==> flow/design.v <==
module controller #(
    parameter [19:0] IDLE_CYCLES = 20'd351832    
)(
    input logic clk, 
    input logic rst, 
    output logic load_sreg, 
    output logic transmit_pixel, 
    output logic [5:0] pixel, 
    output logic [4:0] frame,
    output logic idle
);
    localparam TRANSMIT_FRAME       = 1'b0;
    localparam IDLE                 = 1'b1;
    localparam [2:0] READ_CH_VALS   = 3'b001;
    localparam [2:0] LOAD_SREG      = 3'b010;
    localparam [2:0] TRANSMIT_PIXEL = 3'b100;
    localparam [8:0] TRANSMIT_CYCLES    = 9'd360;        
    logic state;
    logic next_state;
    logic [2:0] transmit_phase;
    logic [2:0] next_transmit_phase;
    logic [5:0] pixel_counter;
    logic [4:0] frame_counter;
    logic [8:0] transmit_counter;
    logic [19:0] idle_counter;
    logic transmit_pixel_done;
    logic idle_done;
    assign transmit_pixel_done = (transmit_counter == TRANSMIT_CYCLES - 1);
    assign idle_done = (idle_counter == IDLE_CYCLES - 1);
    always_ff @(negedge clk) begin
        if (rst) begin
            state <= TRANSMIT_FRAME;
            transmit_phase <= READ_CH_VALS;
        end
        else begin
            state <= next_state;
            transmit_phase <= next_transmit_phase;
        end
    end
    always_comb begin
        next_state = 1'bx;
        unique case (state)
            TRANSMIT_FRAME:
                if ((pixel_counter == 6'd0) && (transmit_pixel_done))
                    next_state = IDLE;
                else
                    next_state = TRANSMIT_FRAME;
            IDLE:
                if (idle_done)
                    next_state = TRANSMIT_FRAME;
                else
                    next_state = IDLE;
        endcase
    end
    always_comb begin
        next_transmit_phase = READ_CH_VALS;
        if (state == TRANSMIT_FRAME) begin
            case (transmit_phase)
                READ_CH_VALS:
                    next_transmit_phase = LOAD_SREG;
                LOAD_SREG:
                    next_transmit_phase = TRANSMIT_PIXEL;
                TRANSMIT_PIXEL:
                    next_transmit_phase = transmit_pixel_done ? READ_CH_VALS : TRANSMIT_PIXEL;
            endcase
        end
    end
    always_ff @(negedge clk) begin
        if (rst) begin
            pixel_counter <= 6'd63;
        end
        else if ((state == TRANSMIT_FRAME) && transmit_pixel_done) begin
            pixel_counter <= pixel_counter - 1;
        end
    end
    always_ff @(negedge clk) begin
        if (rst) begin
            frame_counter <= 5'd0;
        end
        else if (idle_done) begin
            frame_counter <= frame_counter + 1;
        end
    end
    always_ff @(negedge clk) begin
        if (rst) begin
            transmit_counter <= 9'd0;
        end
        else if (transmit_phase == TRANSMIT_PIXEL) begin
            transmit_counter <= transmit_counter + 1;
        end
        else begin
            transmit_counter <= 9'd0;
        end
    end
    always_ff @(negedge clk) begin
        if (rst) begin
            idle_counter <= 20'd0;
        end
        else if (state == IDLE) begin
            idle_counter <= idle_counter + 1;
        end
        else begin
            idle_counter <= 20'd0;
        end
    end
    assign pixel = pixel_counter;
    assign frame = frame_counter;
    assign load_sreg = (transmit_phase == LOAD_SREG);
    assign transmit_pixel = (transmit_phase == TRANSMIT_PIXEL);
    assign idle = (state == IDLE);
endmodule
module ws2812b(
    input logic clk, 
    input logic rst, 
    input logic serial_in, 
    input logic transmit, 
    output logic ws2812b_out, 
    output logic shift
);
    localparam IDLE = 1'b0;
    localparam TRANSMITTING = 1'b1;
    localparam T0_CYCLE_COUNT = 4'd5;
    localparam T1_CYCLE_COUNT = 4'd10;
    localparam MAX_CYCLE_COUNT = 4'd15;
    logic state;
    logic [3:0] cycle_count;
    logic bit_being_sent;
    always_ff @(posedge clk) begin
        if (rst) begin
            state <= IDLE;
            cycle_count <= 4'd0;
            bit_being_sent <= 1'b0;
        end
        else unique case (state)
            IDLE:
                if (transmit == 1'b1) begin
                    state <= TRANSMITTING;
                    cycle_count <= 4'd0;
                    bit_being_sent <= serial_in;
                end
            TRANSMITTING:
                if (transmit == 1'b0) begin
                    state <= IDLE;
                end
                else if (cycle_count == MAX_CYCLE_COUNT - 1) begin
                    cycle_count <= 4'd0;
                    bit_being_sent <= serial_in;
                end
                else begin
                    cycle_count <= cycle_count + 1;
                end
        endcase
    end
    always_comb begin
        if (state == TRANSMITTING)
            if (bit_being_sent == 1'b0)
                ws2812b_out = (cycle_count < T0_CYCLE_COUNT);
            else
                ws2812b_out = (cycle_count < T1_CYCLE_COUNT);
        else
            ws2812b_out = 1'b0;
    end
    assign shift = (state == TRANSMITTING) && (cycle_count == 4'd0);
endmodule
module game_of_life (
    input logic clk,
    input logic update,
    input logic [63:0] current_bits,
    output logic [63:0] next_bits
);
    localparam num_rows = 8;
    localparam num_cols = 8;
    int idx;
    int neighbors;
    logic alive;
    int neighbor_row;
    int neighbor_col;
    int nidx;
    always_ff @(posedge clk) begin
        if (update) begin
            for (int row = 0; row < num_rows; row++) begin
                for (int col = 0; col < num_cols; col++) begin
                    idx = row * num_cols + col;
                    neighbors = 0;
                    for (int delta_row = -1; delta_row <= 1; delta_row++) begin
                        for (int delta_col = -1; delta_col <= 1; delta_col++) begin
                            if (!(delta_row == 0 && delta_col == 0)) begin
                                neighbor_row = (row + delta_row + num_rows) % num_rows;
                                neighbor_col = (col + delta_col + num_cols) % num_cols;
                                nidx = neighbor_row * num_cols + neighbor_col;
                                if (current_bits[nidx])
                                    neighbors = neighbors + 1;
                            end
                        end
                    end
                    alive = current_bits[idx];
                    if (alive) begin
                        if ((neighbors == 2) || (neighbors == 3))
                            next_bits[idx] <= 1'b1;
                        else
                            next_bits[idx] <= 1'b0;
                    end
                    else begin
                        if (neighbors == 3)
                            next_bits[idx] <= 1'b1;
                        else
                            next_bits[idx] <= 1'b0;
                    end
                end
            end
        end
    end
endmodule
module top(
    input logic clk,
    input logic rst,
    input logic [63:0] init_r,
    input logic [63:0] init_g,
    input logic [63:0] init_b,
    output logic _48b,
    output logic _45a
);
    logic [5:0] pixel;
    logic [4:0] frame;
    logic [10:0] address;
    logic [23:0] shift_reg;
    logic load_sreg;
    logic transmit_pixel;
    logic shift;
    logic ws2812b_out;
    logic ctrl_idle;
    localparam clock_rate = 12000000;
    assign address = { 5'd0, pixel };
    logic [7:0] frame_buffer_R [0:63];
    logic [7:0] frame_buffer_G [0:63];
    logic [7:0] frame_buffer_B [0:63];
    ws2812b u_ws (
        .clk                (clk),
        .rst                (rst),
        .serial_in          (shift_reg[23]),
        .transmit           (transmit_pixel),
        .ws2812b_out        (ws2812b_out),
        .shift              (shift)
    );
    controller #(
        .IDLE_CYCLES        (20'd1000)
    ) u_ctrl (
        .clk                (clk),
        .rst                (rst),
        .load_sreg          (load_sreg),
        .transmit_pixel     (transmit_pixel),
        .pixel              (pixel),
        .frame              (frame),
        .idle               (ctrl_idle)
    );
    localparam UPDATE_CYCLES = 30000;
    localparam logic [7:0] BRIGHTNESS = 8'h05;
    logic [63:0] frame_bits_R, frame_bits_G, frame_bits_B;
    logic [63:0] next_bits_R, next_bits_G, next_bits_B;
    logic auto_update_sig;
    always_comb begin
        for (int i = 0; i < 64; i++) begin
            frame_bits_R[i] = frame_buffer_R[i];
            frame_bits_G[i] = frame_buffer_G[i];
            frame_bits_B[i] = frame_buffer_B[i];
        end
    end
    game_of_life u_gol_R (
        .clk            (clk),
        .update         (auto_update_sig),
        .current_bits   (frame_bits_R),
        .next_bits      (next_bits_R)
    );
    game_of_life u_gol_G (
        .clk            (clk),
        .update         (auto_update_sig),
        .current_bits   (frame_bits_G),
        .next_bits      (next_bits_G)
    );
    game_of_life u_gol_B (
        .clk            (clk),
        .update         (auto_update_sig),
        .current_bits   (frame_bits_B),
        .next_bits      (next_bits_B)
    );
    logic [$clog2(clock_rate) - 1:0] copy_counter;
    logic update_pending;
    always_ff @(posedge clk) begin
        if (rst) begin
            copy_counter <= 0;
            auto_update_sig <= 1'b0;
            update_pending <= 1'b0;
            for (int i = 0; i < 64; i++) begin
                frame_buffer_R[i] <= init_r[i] ? BRIGHTNESS : 8'h00;
                frame_buffer_G[i] <= init_g[i] ? BRIGHTNESS : 8'h00;
                frame_buffer_B[i] <= init_b[i] ? BRIGHTNESS : 8'h00;
            end
        end
        else begin
            if (UPDATE_CYCLES != 0) begin
                if (copy_counter == UPDATE_CYCLES - 1) begin
                    copy_counter <= 0;
                    auto_update_sig <= 1'b1;
                    update_pending <= 1'b1;
                end else begin
                    copy_counter <= copy_counter + 1;
                    auto_update_sig <= 1'b0;
                end
            end else begin
                auto_update_sig <= 1'b0;
            end
            if (update_pending && ctrl_idle && !auto_update_sig) begin
                update_pending <= 1'b0;
                for (int i = 0; i < 64; i++) begin
                    frame_buffer_R[i] <= next_bits_R[i] ? BRIGHTNESS : 8'h00;
                    frame_buffer_G[i] <= next_bits_G[i] ? BRIGHTNESS : 8'h00;
                    frame_buffer_B[i] <= next_bits_B[i] ? BRIGHTNESS : 8'h00;
                end
            end
        end
    end
    always_ff @(posedge clk) begin
        if (rst) begin
            shift_reg <= 24'd0;
        end
        else if (load_sreg) begin
            shift_reg <= { frame_buffer_G[address], frame_buffer_R[address], frame_buffer_B[address] };
        end
        else if (shift) begin
            shift_reg <= { shift_reg[22:0], 1'b0 };
        end
    end
    assign _48b = ws2812b_out;
    assign _45a = ~ws2812b_out;
endmodule
* From RTL to reports: top
What the tools print for top, step after step.
Lines are those of the file above, counted from 1.
Operators: Yosys type, input widths -> output width; for muxes data width and select width s.
The mark - stands for no value.
- Design top :: top
- Clock input :: clk
- Cell library :: sky130hd
- Timing corner :: tt_025C_1v80

* Elaborated design
Yosys after proc, flatten, opt, wreduce and memory -nomap, before mapping. Print and check cells are not counted.
- Reduce/logical cells :: 209
- Equality and inequality tests :: 457
- Bitwise gates (word level) :: 4
- Order comparisons :: 2
- $add $sub $neg :: 1349
- Multiplexer cells :: 4526
** Operators with widths (number)
- $mux 32 :: 2892
- $add 32x2->32 const B :: 1344
- $eq 32x3->1 const B :: 384
- $mux 8 :: 396
- $pmux 8 s64 :: 3
- $mux 3 :: 397
- $mux 60 :: 12
- $mux 56 :: 12
- $mux 52 :: 12
- $mux 48 :: 12
- $mux 64 :: 9
- $mux 63 :: 9
- $mux 62 :: 9
- $mux 61 :: 9
- $mux 59 :: 9
- $mux 44 :: 12
- $mux 58 :: 9
- $mux 57 :: 9
- $mux 55 :: 9
- $mux 54 :: 9
- $mux 40 :: 12
- $mux 53 :: 9
- $mux 51 :: 9
- $mux 50 :: 9
- $mux 49 :: 9
- $mux 36 :: 12
- $mux 47 :: 9
- $mux 46 :: 9
Other operator kinds: 74; their cells: 912.
- Cells after elaboration :: 6754
- Output and inout bits :: 2
- Bits in registers :: 1823
- Bits of input ports :: 194

* Logic depth
Yosys ltp: most cells in a row. Word level: on the elaborated netlist, between registers, memories and ports. Mapped: between sequential cells and ports; inverters and the memories' decode and read muxes count.
- Word-level depth :: 187
- ABC_AREA :: 0
- Depth in mapped cells :: 26
- Depth with buffers taken out :: 24

* Synthesis result
Yosys stat after the flow's synthesis: flattened, memories mapped to cells. It holds for the ABC_AREA given above (unset counts as 0); a run with the other value may have another netlist.
Totals and module areas in this step are rounded.
** Cells by type
- sky130_fd_sc_hd__ha_1 :: number 1352, area in all 1.69E+04 sq um
- sky130_fd_sc_hd__edfxtp_1 :: number 384, area in all 1.15E+04 sq um
- sky130_fd_sc_hd__xnor2_1 :: number 1256, area in all 1.1E+04 sq um
- sky130_fd_sc_hd__nand2_1 :: number 1613, area in all 6.05E+03 sq um
- sky130_fd_sc_hd__xor2_1 :: number 598, area in all 5.24E+03 sq um
- sky130_fd_sc_hd__mux2_2 :: number 368, area in all 4.14E+03 sq um
- sky130_fd_sc_hd__xnor3_1 :: number 162, area in all 3.65E+03 sq um
- sky130_fd_sc_hd__xor3_1 :: number 138, area in all 3.28E+03 sq um
- sky130_fd_sc_hd__nor2_1 :: number 788, area in all 2.96E+03 sq um
- sky130_fd_sc_hd__nand3_1 :: number 461, area in all 2.31E+03 sq um
- sky130_fd_sc_hd__mux2i_1 :: number 213, area in all 2.13E+03 sq um
- sky130_fd_sc_hd__and2_1 :: number 309, area in all 1.93E+03 sq um
- sky130_fd_sc_hd__dfxtp_1 :: number 95, area in all 1.9E+03 sq um
- sky130_fd_sc_hd__inv_1 :: number 497, area in all 1.87E+03 sq um
- sky130_fd_sc_hd__o31ai_1 :: number 244, area in all 1.83E+03 sq um
- sky130_fd_sc_hd__clkbuf_1 :: number 455, area in all 1.71E+03 sq um
- sky130_fd_sc_hd__o21ai_0 :: number 284, area in all 1.42E+03 sq um
- sky130_fd_sc_hd__nand4_1 :: number 220, area in all 1376.32 sq um
Other cell types: 82; their cells: 3283.
- Cell area after synthesis :: 0.104 sq mm
- Mapped flip-flops :: 479
- Cell count :: 12720
- Sequential area :: 0.0134 sq mm
- Buffer cells :: 708
By module: a second synthesis without flattening, with its own total; a netlist apart from the flattened one above.
- Cell total of the unflattened synthesis :: 12985
- Area (unflattened synthesis) :: 0.103 sq mm
Rows give one instance, submodules left out.
** Modules
- game_of_life :: times used 3, area 0.0295 sq mm, cells 3922, sequential area 0.00192 sq mm
- top :: times used 1, area 0.0124 sq mm, cells 958, sequential area 0.00677 sq mm
- controller #(IDLE_CYCLES=1000) :: times used 1, area 0.00199 sq mm, cells 219, sequential area 0.000881 sq mm
- ws2812b :: times used 1, area 0.000342 sq mm, cells 42, sequential area 0.00012 sq mm

Design top on sky130hd. What follows are 3 stored runs of the flow, each under its own settings; their order means nothing. The constraints put input and output delay at 20% of the set period each and load the outputs with 0.01 pF.
"power consumption" is the tool's figure for a default switching activity; nothing was simulated.
Measured values are rounded.

** Stored run 1
- Settings :: ABC_AREA=0; CAP_MARGIN=10; CELL_PAD_IN_SITES_DETAIL_PLACEMENT=1; CELL_PAD_IN_SITES_GLOBAL_PLACEMENT=1; CORE_ASPECT_RATIO=0.55; CORE_MARGIN=7; CORE_UTILIZATION=35; CTS_CLUSTER_DIAMETER=181; CTS_CLUSTER_SIZE=55; GPL_TIMING_DRIVEN=1; MIN_ROUTING_LAYER=met2; PLACE_DENSITY_LB_ADDON=0.02; SETUP_SLACK_MARGIN=1.29; period_ns=8.6; SLEW_MARGIN=20
- Cell area after synthesis :: 0.104 sq mm
- Die area :: 0.313 sq mm
- Area of the standard cells in the finished layout :: 0.112 sq mm
- Post-route utilization :: 37.8 %
- Lowest setup slack :: 1330 ps
- Final setup TNS :: 0 ps
- Worst hold slack in the final report :: 421 ps
- Power consumption :: 0.0191 W

** Stored run 2
- Settings :: CAP_MARGIN=10; CELL_PAD_IN_SITES_DETAIL_PLACEMENT=1; CORE_ASPECT_RATIO=0.55; CORE_UTILIZATION=35; CTS_CLUSTER_DIAMETER=387; CTS_CLUSTER_SIZE=81; PLACE_DENSITY=0.65; SETUP_SLACK_MARGIN=1.29; period_ns=12.7; CORE_MARGIN=2; SLEW_MARGIN=20
- Cell area after synthesis :: 0.104 sq mm
- Die area :: 0.302 sq mm
- Area of the standard cells in the finished layout :: 0.11 sq mm
- Post-route utilization :: 37.3 %
- Lowest setup slack :: 2530 ps
- Final setup TNS :: 0 ps
- Worst hold slack in the final report :: 432 ps
- Power consumption :: 0.0123 W

** Stored run 3
- Settings :: CORE_ASPECT_RATIO=0.55; CORE_UTILIZATION=61; CTS_CLUSTER_DIAMETER=387; CTS_CLUSTER_SIZE=81; PLACE_DENSITY_LB_ADDON=0.04; SETUP_SLACK_MARGIN=1.29; period_ns=12.7; CAP_MARGIN=20; CORE_MARGIN=2; SLEW_MARGIN=20
- Cell area after synthesis :: 0.104 sq mm
- Die area :: 0.174 sq mm
- Area of the standard cells in the finished layout :: 0.108 sq mm
- Post-route utilization :: 63.9 %
- Lowest setup slack :: 2520 ps
- Final setup TNS :: 0 ps
- Worst hold slack in the final report :: 301 ps
- Power consumption :: 0.0119 W
